==> flow/design.v <==
`timescale 1ns / 1ps
module top_module(
    input  wire        clkr,
    input  wire        rst,
    input  wire        rxr,
    input  wire [4:0]  btnr,
    output wire        spr,
    output wire [7:0]  hr,
    output wire [7:0]  mr,
    output wire [4:0]  date,
    output wire [4:0]  month,
    output wire [7:0]  year,
    output wire [6:0]  seg,
    output wire [3:0]  an,
    output wire        dp
);
    reg [4:0] btnr_prev;
    reg [4:0] btnr_sync;
    wire btn_time_edge;
    wire btn_date_edge;
    wire btn_stopwatch;
    wire btn_sw_reset;       
    wire btn_sw_startstop;   
    always @(posedge clkr) begin
        if (rst) begin
            btnr_sync <= 5'b0;
            btnr_prev <= 5'b0;
        end else begin
            btnr_sync <= btnr;
            btnr_prev <= btnr_sync;
        end
    end
    assign btn_time_edge = btnr_sync[0] && !btnr_prev[0];
    assign btn_date_edge = btnr_sync[1] && !btnr_prev[1];
    assign btn_stopwatch = btnr_sync[2];   
    assign btn_sw_reset = btnr_sync[3] && !btnr_prev[3];      
    assign btn_sw_startstop = btnr_sync[4] && !btnr_prev[4];  
    reg tx_start;
    reg [7:0] tx_data;
    wire tx_busy;
    wire tx_out;
    uart_tx #(
        .BAUD_RATE(9600),
        .CLOCK_FREQ(153_600)
    ) uart_tx_inst (
        .clk(clkr),
        .rst(rst),
        .tx_start(tx_start),
        .tx_data(tx_data),
        .tx(tx_out),
        .tx_busy(tx_busy)
    );
    assign spr = tx_out;
    reg [1:0] tx_state;
    localparam TX_IDLE = 0, TX_WAIT_BUSY = 1, TX_WAIT_DONE = 2;
    always @(posedge clkr) begin
        if (rst) begin
            tx_state <= TX_IDLE;
            tx_start <= 0;
        end else
        case(tx_state)
            TX_IDLE: begin
                tx_start <= 0;
                if (btn_time_edge) begin
                    tx_data <= 8'd0;
                    tx_start <= 1;
                    tx_state <= TX_WAIT_BUSY;
                end
                else if (btn_date_edge) begin
                    tx_data <= 8'd1;
                    tx_start <= 1;
                    tx_state <= TX_WAIT_BUSY;
                end
            end
            TX_WAIT_BUSY: begin
                tx_start <= 0;
                if (tx_busy) begin
                    tx_state <= TX_WAIT_DONE;
                end
            end
            TX_WAIT_DONE: begin
                if (!tx_busy) begin
                    tx_state <= TX_IDLE;
                end
            end
            default: tx_state <= TX_IDLE;
        endcase
    end
    wire rx_ready;
    wire [7:0] rx_data;
    uart_rx #(
        .BAUD_RATE(9600),
        .CLOCK_FREQ(153_600)
    ) uart_rx_inst (
        .clk(clkr),
        .rst(rst),
        .rx(rxr),
        .rx_ready(rx_ready),
        .rx_data(rx_data)
    );
    reg [2:0] rx_state;
    reg [1:0] byte_count;
    localparam RX_IDLE = 0, RX_TIME = 1, RX_DATE = 2;
    reg [7:0] hr_reg, mr_reg, sec_reg;
    reg [4:0] date_reg, month_reg;
    reg [7:0] year_reg;
    assign hr = hr_reg;
    assign mr = mr_reg;
    assign date = date_reg;
    assign month = month_reg;
    assign year = year_reg;
    reg [9:0] clk_1hz_counter;
    reg clk_1hz_pulse;
    always @(posedge clkr) begin
        if (rst) begin
            clk_1hz_counter <= 0;
            clk_1hz_pulse <= 0;
        end else if (clk_1hz_counter == 1_000 - 1) begin
            clk_1hz_counter <= 0;
            clk_1hz_pulse <= 1;
        end else begin
            clk_1hz_counter <= clk_1hz_counter + 1;
            clk_1hz_pulse <= 0;
        end
    end
    always @(posedge clkr) begin
        if (rst) begin
            rx_state <= RX_IDLE;
            byte_count <= 0;
            hr_reg <= 0;
            mr_reg <= 0;
            sec_reg <= 0;
            date_reg <= 0;
            month_reg <= 0;
            year_reg <= 0;
        end else
        case(rx_state)
            RX_IDLE: begin
                byte_count <= 0;
                if (btn_time_edge) begin
                    rx_state <= RX_TIME;
                end
                else if (btn_date_edge) begin
                    rx_state <= RX_DATE;
                end
                else if (clk_1hz_pulse) begin
                    if (sec_reg == 59) begin
                        sec_reg <= 0;
                        if (mr_reg == 59) begin
                            mr_reg <= 0;
                            if (hr_reg == 23) begin
                                hr_reg <= 0;
                            end else begin
                                hr_reg <= hr_reg + 1;
                            end
                        end else begin
                            mr_reg <= mr_reg + 1;
                        end
                    end else begin
                        sec_reg <= sec_reg + 1;
                    end
                end
            end
            RX_TIME: begin
                if (rx_ready) begin
                    case(byte_count)
                        2'd0: hr_reg <= rx_data;
                        2'd1: mr_reg <= rx_data;
                        2'd2: sec_reg <= rx_data;
                    endcase
                    if (byte_count == 2'd2) begin
                        rx_state <= RX_IDLE;
                    end else begin
                        byte_count <= byte_count + 1;
                    end
                end
            end
            RX_DATE: begin
                if (rx_ready) begin
                    case(byte_count)
                        2'd0: date_reg <= rx_data[4:0];
                        2'd1: month_reg <= rx_data[4:0];
                        2'd2: year_reg <= rx_data;
                    endcase
                    if (byte_count == 2'd2) begin
                        rx_state <= RX_IDLE;
                    end else begin
                        byte_count <= byte_count + 1;
                    end
                end
            end
            default: rx_state <= RX_IDLE;
        endcase
    end
    wire [6:0] seg_sw;
    wire [3:0] an_sw;
    wire dp_sw;
    stopwatch_simple sw_inst (
        .CLK100MHZ(clkr),
        .rst(rst),
        .btn_reset(btn_sw_reset),
        .btn_startstop(btn_sw_startstop),
        .seg(seg_sw),
        .an(an_sw),
        .dp(dp_sw)
    );
    wire [6:0] seg_time;
    wire [3:0] an_time;
    wire dp_time;
    reg display_mode;
    always @(posedge clkr) begin
        if (rst) begin
            display_mode <= 0;
        end else if (btn_time_edge) begin
            display_mode <= 0;   
        end else if (btn_date_edge) begin
            display_mode <= 1;   
        end
    end
    seven_seg_display display_inst (
        .clk(clkr),
        .rst(rst),
        .hr(hr_reg),
        .mr(mr_reg),
        .date(date_reg),
        .month(month_reg),
        .mode(display_mode),
        .seg(seg_time),
        .an(an_time),
        .dp(dp_time)
    );
    assign seg = btn_stopwatch ? seg_sw : seg_time;
    assign an = btn_stopwatch ? an_sw : an_time;
    assign dp = btn_stopwatch ? dp_sw : dp_time;
endmodule
module seven_seg_display(
    input wire clk,
    input wire rst,
    input wire [7:0] hr,
    input wire [7:0] mr,
    input wire [4:0] date,
    input wire [4:0] month,
    input wire mode,   
    output reg [6:0] seg,
    output reg [3:0] an,
    output wire dp
);
    assign dp = 1'b1;   
    wire [3:0] hr_tens = hr / 10;
    wire [3:0] hr_ones = hr % 10;
    wire [3:0] mr_tens = mr / 10;
    wire [3:0] mr_ones = mr % 10;
    wire [3:0] date_tens = date / 10;
    wire [3:0] date_ones = date % 10;
    wire [3:0] month_tens = month / 10;
    wire [3:0] month_ones = month % 10;
    reg [1:0] digit_select;
    reg [5:0] refresh_counter;
    always @(posedge clk) begin
        if (rst) begin
            refresh_counter <= 0;
            digit_select <= 0;
        end else begin
        refresh_counter <= refresh_counter + 1;
        if (refresh_counter == 50) begin
            refresh_counter <= 0;
            digit_select <= digit_select + 1;
        end
        end
    end
    reg [3:0] bcd_digit;
    always @(*) begin
        if (mode == 0) begin
            case(digit_select)
                2'b00: begin an = 4'b1110; bcd_digit = mr_ones; end
                2'b01: begin an = 4'b1101; bcd_digit = mr_tens; end
                2'b10: begin an = 4'b1011; bcd_digit = hr_ones; end
                2'b11: begin an = 4'b0111; bcd_digit = hr_tens; end
            endcase
        end else begin
            case(digit_select)
                2'b00: begin an = 4'b1110; bcd_digit = month_ones; end
                2'b01: begin an = 4'b1101; bcd_digit = month_tens; end
                2'b10: begin an = 4'b1011; bcd_digit = date_ones; end
                2'b11: begin an = 4'b0111; bcd_digit = date_tens; end
            endcase
        end
    end
    always @(*) begin
        case(bcd_digit)
            4'd0: seg = 7'b1000000;
            4'd1: seg = 7'b1111001;
            4'd2: seg = 7'b0100100;
            4'd3: seg = 7'b0110000;
            4'd4: seg = 7'b0011001;
            4'd5: seg = 7'b0010010;
            4'd6: seg = 7'b0000010;
            4'd7: seg = 7'b1111000;
            4'd8: seg = 7'b0000000;
            4'd9: seg = 7'b0010000;
            default: seg = 7'b1111111;
        endcase
    end
endmodule
module uart_tx #(
    parameter BAUD_RATE = 9600,
    parameter CLOCK_FREQ = 100_000_000
)(
    input wire clk,
    input wire rst,
    input wire tx_start,
    input wire [7:0] tx_data,
    output reg tx,
    output reg tx_busy
);
    localparam integer CLK_PER_BIT = CLOCK_FREQ / BAUD_RATE;
    reg [3:0] clk_count;
    reg [3:0] bit_index;
    reg [7:0] tx_data_reg;
    reg [2:0] state;
    localparam IDLE = 3'd0;
    localparam START_BIT = 3'd1;
    localparam DATA_BITS = 3'd2;
    localparam STOP_BIT = 3'd3;
    always @(posedge clk) begin
        if (rst) begin
            tx <= 1'b1;
            tx_busy <= 1'b0;
            state <= IDLE;
            clk_count <= 0;
            bit_index <= 0;
        end else
        case(state)
            IDLE: begin
                tx <= 1'b1;
                clk_count <= 0;
                bit_index <= 0;
                tx_busy <= 1'b0;
                if (tx_start) begin
                    tx_data_reg <= tx_data;
                    tx_busy <= 1'b1;
                    state <= START_BIT;
                end
            end
            START_BIT: begin
                tx <= 1'b0;
                if (clk_count < CLK_PER_BIT - 1) begin
                    clk_count <= clk_count + 1;
                end else begin
                    clk_count <= 0;
                    state <= DATA_BITS;
                end
            end
            DATA_BITS: begin
                tx <= tx_data_reg[bit_index];
                if (clk_count < CLK_PER_BIT - 1) begin
                    clk_count <= clk_count + 1;
                end else begin
                    clk_count <= 0;
                    if (bit_index < 7) begin
                        bit_index <= bit_index + 1;
                    end else begin
                        bit_index <= 0;
                        state <= STOP_BIT;
                    end
                end
            end
            STOP_BIT: begin
                tx <= 1'b1;
                if (clk_count < CLK_PER_BIT - 1) begin
                    clk_count <= clk_count + 1;
                end else begin
                    clk_count <= 0;
                    state <= IDLE;
                end
            end
            default: state <= IDLE;
        endcase
    end
endmodule
module uart_rx #(
    parameter BAUD_RATE = 9600,
    parameter CLOCK_FREQ = 100_000_000
)(
    input wire clk,
    input wire rst,
    input wire rx,
    output reg rx_ready,
    output reg [7:0] rx_data
);
    localparam integer CLK_PER_BIT = CLOCK_FREQ / BAUD_RATE;
    reg [3:0] clk_count;
    reg [3:0] bit_index;
    reg [7:0] rx_data_reg;
    reg [2:0] state;
    reg rx_sync, rx_prev;
    localparam IDLE = 3'd0;
    localparam START_BIT = 3'd1;
    localparam DATA_BITS = 3'd2;
    localparam STOP_BIT = 3'd3;
    always @(posedge clk) begin
        if (rst) begin
            rx_sync <= 1'b1;
            rx_prev <= 1'b1;
        end else begin
            rx_sync <= rx;
            rx_prev <= rx_sync;
        end
    end
    always @(posedge clk) begin
        rx_ready <= 1'b0;
        if (rst) begin
            rx_data <= 8'd0;
            state <= IDLE;
            clk_count <= 0;
            bit_index <= 0;
        end else
        case(state)
            IDLE: begin
                clk_count <= 0;
                bit_index <= 0;
                if (rx_prev == 1'b1 && rx_sync == 1'b0) begin
                    state <= START_BIT;
                end
            end
            START_BIT: begin
                if (clk_count < (CLK_PER_BIT / 2) - 1) begin
                    clk_count <= clk_count + 1;
                end else begin
                    clk_count <= 0;
                    if (rx_sync == 1'b0) begin
                        state <= DATA_BITS;
                    end else begin
                        state <= IDLE;
                    end
                end
            end
            DATA_BITS: begin
                if (clk_count < CLK_PER_BIT - 1) begin
                    clk_count <= clk_count + 1;
                end else begin
                    clk_count <= 0;
                    rx_data_reg[bit_index] <= rx_sync;
                    if (bit_index < 7) begin
                        bit_index <= bit_index + 1;
                    end else begin
                        bit_index <= 0;
                        state <= STOP_BIT;
                    end
                end
            end
            STOP_BIT: begin
                if (clk_count < CLK_PER_BIT - 1) begin
                    clk_count <= clk_count + 1;
                end else begin
                    clk_count <= 0;
                    rx_ready <= 1'b1;
                    rx_data <= rx_data_reg;
                    state <= IDLE;
                end
            end
            default: state <= IDLE;
        endcase
    end
endmodule
module stopwatch_simple(
    input  wire CLK100MHZ,
    input  wire rst,
    input  wire btn_reset,       
    input  wire btn_startstop,   
    output reg  [6:0] seg,
    output reg  [3:0] an,
    output wire dp
);
    assign dp = 1'b1;   
    reg running;
    always @(posedge CLK100MHZ) begin
        if (rst || btn_reset) begin
            running <= 0;   
        end else if (btn_startstop) begin
            running <= ~running;   
        end
    end
    reg [6:0] cnt;
    reg tick_10hz;
    always @(posedge CLK100MHZ) begin
        if (rst) begin
            cnt <= 0;
            tick_10hz <= 0;
        end else if (cnt == 100 - 1) begin   
            cnt <= 0;
            tick_10hz <= 1;
        end else begin
            cnt <= cnt + 1;
            tick_10hz <= 0;
        end
    end
    reg [5:0] seconds;   
    reg [5:0] minutes;   
    reg [3:0] centisec;  
    always @(posedge CLK100MHZ) begin
        if (rst || btn_reset) begin
            seconds <= 0;
            minutes <= 0;
            centisec <= 0;
        end else if (running && tick_10hz) begin
            if (centisec == 9) begin
                centisec <= 0;
                if (seconds == 59) begin
                    seconds <= 0;
                    if (minutes == 59) begin
                        minutes <= 0;
                    end else begin
                        minutes <= minutes + 1;
                    end
                end else begin
                    seconds <= seconds + 1;
                end
            end else begin
                centisec <= centisec + 1;
            end
        end
    end
    wire [3:0] s1 = seconds % 10;
    wire [3:0] s10 = seconds / 10;
    wire [3:0] m1 = minutes % 10;
    wire [3:0] m10 = minutes / 10;
    reg [1:0] sel;
    reg [5:0] refresh_cnt;
    always @(posedge CLK100MHZ) begin
        if (rst) begin
            refresh_cnt <= 0;
            sel <= 0;
        end else begin
        refresh_cnt <= refresh_cnt + 1;
        if (refresh_cnt == 50) begin
            refresh_cnt <= 0;
            sel <= sel + 1;
        end
        end
    end
    reg [3:0] digit;
    always @(*) begin
        case(sel)
            2'b00: begin an = 4'b1110; digit = s1; end    
            2'b01: begin an = 4'b1101; digit = s10; end   
            2'b10: begin an = 4'b1011; digit = m1; end    
            2'b11: begin an = 4'b0111; digit = m10; end   
        endcase
    end
    always @(*) begin
        case(digit)
            4'd0: seg = 7'b1000000;
            4'd1: seg = 7'b1111001;
            4'd2: seg = 7'b0100100;
            4'd3: seg = 7'b0110000;
            4'd4: seg = 7'b0011001;
            4'd5: seg = 7'b0010010;
            4'd6: seg = 7'b0000010;
            4'd7: seg = 7'b1111000;
            4'd8: seg = 7'b0000000;
            4'd9: seg = 7'b0010000;
            default: seg = 7'b1111111;
        endcase
    end
endmodule
* Reports on top_module
What the tools print for top_module, step after step. Line numbers count from 1 in the design file above. Operators carry their Yosys type and port widths (W data, S select, Z words). A cell with -- has no value.
Set-up: top module top_module, clock input clkr, cell library sky130hd, timing corner tt_025C_1v80

* Word level
Source: Yosys, flattened and elaborated, memories not mapped. Widths are those after wreduce. Registers that Yosys merges into a memory's read port (data or address) are not register bits. Print and check cells do not count. Equal cells are merged and count once. Memory sizes are those after Yosys's memory passes, which may raise the word count (mostly to a power of two), join words into wider ones and drop unused or constant bits.
Storage and ports: memories kept 2, ROM bits 224, output and inout port bits 47, register bits 158, input port bits 8
Memories:
- (name not given) | words 16, width 7, read ports 1, write ports 0, RTL line 290 | case(bcd_digit)
- (name not given) | words 16, width 7, read ports 1, write ports 0, RTL line 552 | case(digit)
Operators by class: muxes and demuxes 81, shift operators 3, bitwise gates (word level) 8, magnitude comparators 5, div/mod/pow operators 12, add/sub/neg operators 18, reductions and logical operators 56, eq/ne operators 54
Operators by type and width (count):
- $div A5 B4 Y32 const B | 2
- $mod A5 B4 Y32 const B | 2
- $div A6 B4 Y32 const B | 2
- $mod A6 B4 Y32 const B | 2
- $div A8 B4 Y32 const B | 2
- $mod A8 B4 Y32 const B | 2
- $mux W8 | 21
- $pmux W4 S4 | 5
- $pmux W8 S2 | 3
- $mux W3 | 14
- $mux W4 | 10
- $ne A2 B2 Y1 const B | 19
- $reduce_and A3 Y1 | 10
- $add A6 B1 Y6 const B | 4
- $eq A6 B6 Y1 const B | 4
- $add A8 B1 Y8 const B | 3
- $pmux W3 S4 | 2
- $pmux W4 S2 | 3
- $add A4 B1 Y4 const B | 5
- $reduce_or A2 Y1 | 9
- $eq A8 B6 Y1 const B | 2
- $eq A3 B2 Y1 const B | 5
- $mux W2 | 7
- $eq A2 B2 Y1 const B | 6
- $lt A4 B3 Y1 const B | 3
- $pmux W4 S3 | 1
- $mux W6 | 2
- $add A10 B1 Y10 const B | 1
Not listed: further kinds 40, cells in them 86.

* Longest topological paths
Longest topological path by Yosys (ltp), each cell counted once; first at word level (registers and memories cut), then after technology mapping (sequential cells cut; the memories' decode and read muxes count).
Depth: depth in word-level cells 8, ABC_AREA 0, mapped depth 24, gate-level depth less buffers 22

* Synthesis result
The flow's flattened synthesis, as Yosys stat reports it; memories are mapped. The netlist is that of the ABC_AREA named above (0 if unset); the other value can give another one. The area totals of this step are shown rounded.
Mapped netlist: cell area after synthesis 10000 µm², buffers 57, sequential area 3300 µm², mapped flip-flops 160, mapped cells 1255
Cells by type:
- sky130_fd_sc_hd__dfxtp_1 | count 150, area in all 3002.88 µm²
- sky130_fd_sc_hd__mux2i_1 | count 70, area in all 700.672 µm²
- sky130_fd_sc_hd__ha_1 | count 55, area in all 688.16 µm²
- sky130_fd_sc_hd__nor2_1 | count 180, area in all 675.648 µm²
- sky130_fd_sc_hd__nand2_1 | count 106, area in all 397.882 µm²
- sky130_fd_sc_hd__a21oi_1 | count 78, area in all 390.374 µm²
- sky130_fd_sc_hd__o21ai_0 | count 71, area in all 355.341 µm²
- sky130_fd_sc_hd__edfxtp_1 | count 10, area in all 300.288 µm²
- sky130_fd_sc_hd__mux2_2 | count 20, area in all 225.216 µm²
- sky130_fd_sc_hd__nand3_1 | count 45, area in all 225.216 µm²
- sky130_fd_sc_hd__xor2_1 | count 21, area in all 183.926 µm²
- sky130_fd_sc_hd__inv_1 | count 43, area in all 161.405 µm²
- sky130_fd_sc_hd__a22oi_1 | count 21, area in all 157.651 µm²
- sky130_fd_sc_hd__xnor2_1 | count 18, area in all 157.651 µm²
- sky130_fd_sc_hd__a211oi_1 | count 20, area in all 150.144 µm²
- sky130_fd_sc_hd__nor2b_1 | count 24, area in all 150.144 µm²
- sky130_fd_sc_hd__nor3_1 | count 27, area in all 135.13 µm²
- sky130_fd_sc_hd__clkbuf_1 | count 31, area in all 116.362 µm²
Other cell types: 75; their cells: 265. The figures by module come from a second, unflattened synthesis with its own total; it is not the netlist above.
Unflattened totals: cell total of the unflattened synthesis 1270, area (unflattened synthesis) 11000 µm²
Each row is one instance without its submodules.
Modules:
- top_module | instances 1, cells 390, area 3500 µm², seq. area 1500 µm²
- stopwatch_simple | instances 1, cells 331, area 2700 µm², seq. area 660 µm²
- seven_seg_display | instances 1, cells 322, area 2400 µm², seq. area 160 µm²
- uart_rx | instances 1, cells 139, area 1500 µm², seq. area 700 µm²
- uart_tx | instances 1, cells 88, area 950 µm², seq. area 520 µm²

* Worst setup path after synthesis
Source: OpenSTA report_checks on the synthesized netlist (no wires, ideal clock, input and output delay 20% of the period each), path of least setup slack; recovery checks are left aside. Register names are those of the netlist, which keeps one name where synthesis merged equal registers.
Path post-synthesis: kind register -> output, from register display_mode, to output port seg[1], period 10.0 ns, delay of the path 5.088 ns, slack 2.912 ns, arrival 5.088 ns, stages 23, output delay 2.000 ns, launch time at the first pin 0.000 ns, period reached after synthesis 7.088 ns
"delay of the path" = arrival - input delay + setup time. A path that ends at an output port has no setup time. "stages" counts driving pins, that of a launching flip-flop among them; a cell with two outputs on the path counts twice. "period reached after synthesis" = period - worst setup slack (recovery checks aside). The figure is calculated, with input and output delays left at 20% of the set period. Between the ends stands the longest chain of elaborated cells between them, by number of cells; it is not shown to be the way that was timed. Of several equally long chains one is given. Each line given opens the expression or statement behind the cell; cells for indexed reads and writes are added by Yosys, which also makes memories of some case tables. A memory read counts as a cell of the chain, while the word-level depth stops at memories. At most two assigning lines are given for a register; there are more.
Between the ends, post-synthesis: cell sequence sky130_fd_sc_hd__dfxtp_1 > sky130_fd_sc_hd__buf_6 > sky130_fd_sc_hd__buf_6 > sky130_fd_sc_hd__clkbuf_1 > sky130_fd_sc_hd__buf_1 > sky130_fd_sc_hd__or2_2 > sky130_fd_sc_hd__ha_1 > sky130_fd_sc_hd__o21bai_2 > sky130_fd_sc_hd__ha_1 > sky130_fd_sc_hd__nor3_2 > sky130_fd_sc_hd__a31oi_4 > sky130_fd_sc_hd__a32o_1 > sky130_fd_sc_hd__a211oi_1 > sky130_fd_sc_hd__nor2_2 > sky130_fd_sc_hd__o311a_1 > sky130_fd_sc_hd__o21ai_0 > sky130_fd_sc_hd__nand2_1 > sky130_fd_sc_hd__nor2_1 > sky130_fd_sc_hd__xnor2_1 > sky130_fd_sc_hd__mux2_2 > sky130_fd_sc_hd__ha_1 > sky130_fd_sc_hd__nand2b_1 > sky130_fd_sc_hd__a221oi_1, cells in the longest elaborated chain 3, elaborated cells between the ends (all ways) 3
Ends and longest elaborated chain, post-synthesis:
- start: declaration | RTL line 210 | reg display_mode;
- start: assignment | RTL line 213 | display_mode <= 0;
- start: assignment | RTL line 215 | display_mode <= 0;
- $mux W4 | RTL line 273 | if (mode == 0) begin
- $mem_v2 Z16 W7 | RTL line 290 | case(bcd_digit)
- $mux W7 | RTL line 232 | assign seg = btn_stopwatch ? seg_sw : seg_time;
- end: declaration | RTL line 13 | output wire [6:0]  seg,

* Path in the finished layout
From the final timing report of record 1: the path of least setup slack in the routed layout; clock arrival at registers is part of the times.
Path after layout: kind register -> output, from register display_inst.digit_select[0], to output port seg[1], stages 23, period 10.0 ns, slack 1.29 ns, arrival 6.71 ns, launch time at the first pin 0.41 ns, output delay 2.00 ns
Between the ends stands the longest chain of elaborated cells between them, by number of cells; it is not shown to be the way that was timed. Of several equally long chains one is given. A memory read counts as a cell of the chain, while the word-level depth stops at memories.
Between the ends, after layout: cell sequence sky130_fd_sc_hd__dfxtp_1 > sky130_fd_sc_hd__inv_1 > sky130_fd_sc_hd__ha_1 > sky130_fd_sc_hd__mux2i_1 > sky130_fd_sc_hd__or2_2 > sky130_fd_sc_hd__ha_1 > sky130_fd_sc_hd__o21bai_2 > sky130_fd_sc_hd__ha_1 > sky130_fd_sc_hd__nor3_2 > sky130_fd_sc_hd__a31oi_4 > sky130_fd_sc_hd__a32o_1 > sky130_fd_sc_hd__a211oi_1 > sky130_fd_sc_hd__nor2_2 > sky130_fd_sc_hd__o311a_1 > sky130_fd_sc_hd__o21ai_0 > sky130_fd_sc_hd__nand2_1 > sky130_fd_sc_hd__nor2_1 > sky130_fd_sc_hd__xnor2_1 > sky130_fd_sc_hd__mux2_2 > sky130_fd_sc_hd__ha_1 > sky130_fd_sc_hd__nand2b_1 > sky130_fd_sc_hd__a221oi_1 > sky130_fd_sc_hd__clkdlybuf4s50_1, cells in the longest elaborated chain 5, elaborated cells between the ends (all ways) 9
Ends and longest elaborated chain, after layout:
- start: declaration | RTL line 257 | reg [1:0] digit_select;
- start: assignment | RTL line 262 | digit_select <= 0;
- start: assignment | RTL line 267 | digit_select <= digit_select + 1;
- $eq A2 B2 Y1 | RTL line 274 | case(digit_select)
- $pmux W4 S4 | RTL line 274
- $mux W4 | RTL line 273 | if (mode == 0) begin
- $mem_v2 Z16 W7 | RTL line 290 | case(bcd_digit)
- $mux W7 | RTL line 232 | assign seg = btn_stopwatch ? seg_sw : seg_time;
- end: declaration | RTL line 13 | output wire [6:0]  seg,

## Implementation results

Design top_module on sky130hd. What follows are 5 stored runs of the flow, each under its own settings; their order means nothing. The constraints put input and output delay at 20% of the set period each and load the outputs with 0.01 pF.
By "clock period reached" is meant the clock period of the run minus its worst setup slack. This is arithmetic on one report: input and output delays are still those of the set period (20% each).
"total power after layout" rests on the timing tool's default activity at the inputs, not on a simulated workload.
The results are shown rounded.

* Record 1 | settings: CAP_MARGIN 40; CELL_PAD_IN_SITES_GLOBAL_PLACEMENT 3; CORE_MARGIN 6; CORE_UTILIZATION 40; CTS_CLUSTER_DIAMETER 80; CTS_CLUSTER_SIZE 14; HOLD_SLACK_MARGIN 0.29; MAX_ROUTING_LAYER met4; SLEW_MARGIN 10; period_ns 10.0 | results: die outline area 30000 µm²; final worst hold slack 0.44 ns; clock period reached 8.706 ns; mapped cell area after synthesis 10000 µm²; setup slack of the critical path 1.3 ns; final design utilization 46%; total power after layout 0.0014 W
* Record 2 | settings: CAP_MARGIN 40; CELL_PAD_IN_SITES_GLOBAL_PLACEMENT 3; CORE_MARGIN 6; CORE_UTILIZATION 40; HOLD_SLACK_MARGIN 0.29; SLEW_MARGIN 10; period_ns 10.0 | results: die outline area 30000 µm²; final worst hold slack 0.44 ns; clock period reached 8.720 ns; mapped cell area after synthesis 10000 µm²; setup slack of the critical path 1.3 ns; final design utilization 46%; total power after layout 0.0014 W
* Record 3 | settings: CELL_PAD_IN_SITES_DETAIL_PLACEMENT 0; CELL_PAD_IN_SITES_GLOBAL_PLACEMENT 0; CORE_MARGIN 7; CORE_UTILIZATION 71; PLACE_DENSITY_LB_ADDON 0.24; SLEW_MARGIN 0; period_ns 14.2; CAP_MARGIN 20 | results: die outline area 18000 µm²; final worst hold slack 0.44 ns; clock period reached 9.514 ns; mapped cell area after synthesis 10000 µm²; setup slack of the critical path 4.7 ns; final design utilization 81%; total power after layout 0.00099 W
* Record 4 | settings: CELL_PAD_IN_SITES_DETAIL_PLACEMENT 1; CORE_ASPECT_RATIO 1.07; CORE_UTILIZATION 72; CTS_CLUSTER_SIZE 15; GPL_ROUTABILITY_DRIVEN 0; GPL_TIMING_DRIVEN 1; PLACE_DENSITY_LB_ADDON 0.17; SETUP_SLACK_MARGIN 1.04; period_ns 6.8; CAP_MARGIN 20; CORE_MARGIN 2; SLEW_MARGIN 20 | no final report: placement broke off with DPL-0033
* Record 5 | settings: CORE_UTILIZATION 40; period_ns 8.79; CAP_MARGIN 20; CORE_MARGIN 2; SLEW_MARGIN 20 | results: die outline area 27000 µm²; final worst hold slack 0.43 ns; clock period reached 8.006 ns; mapped cell area after synthesis 10000 µm²; setup slack of the critical path 0.78 ns; final design utilization 46%; total power after layout 0.0016 W
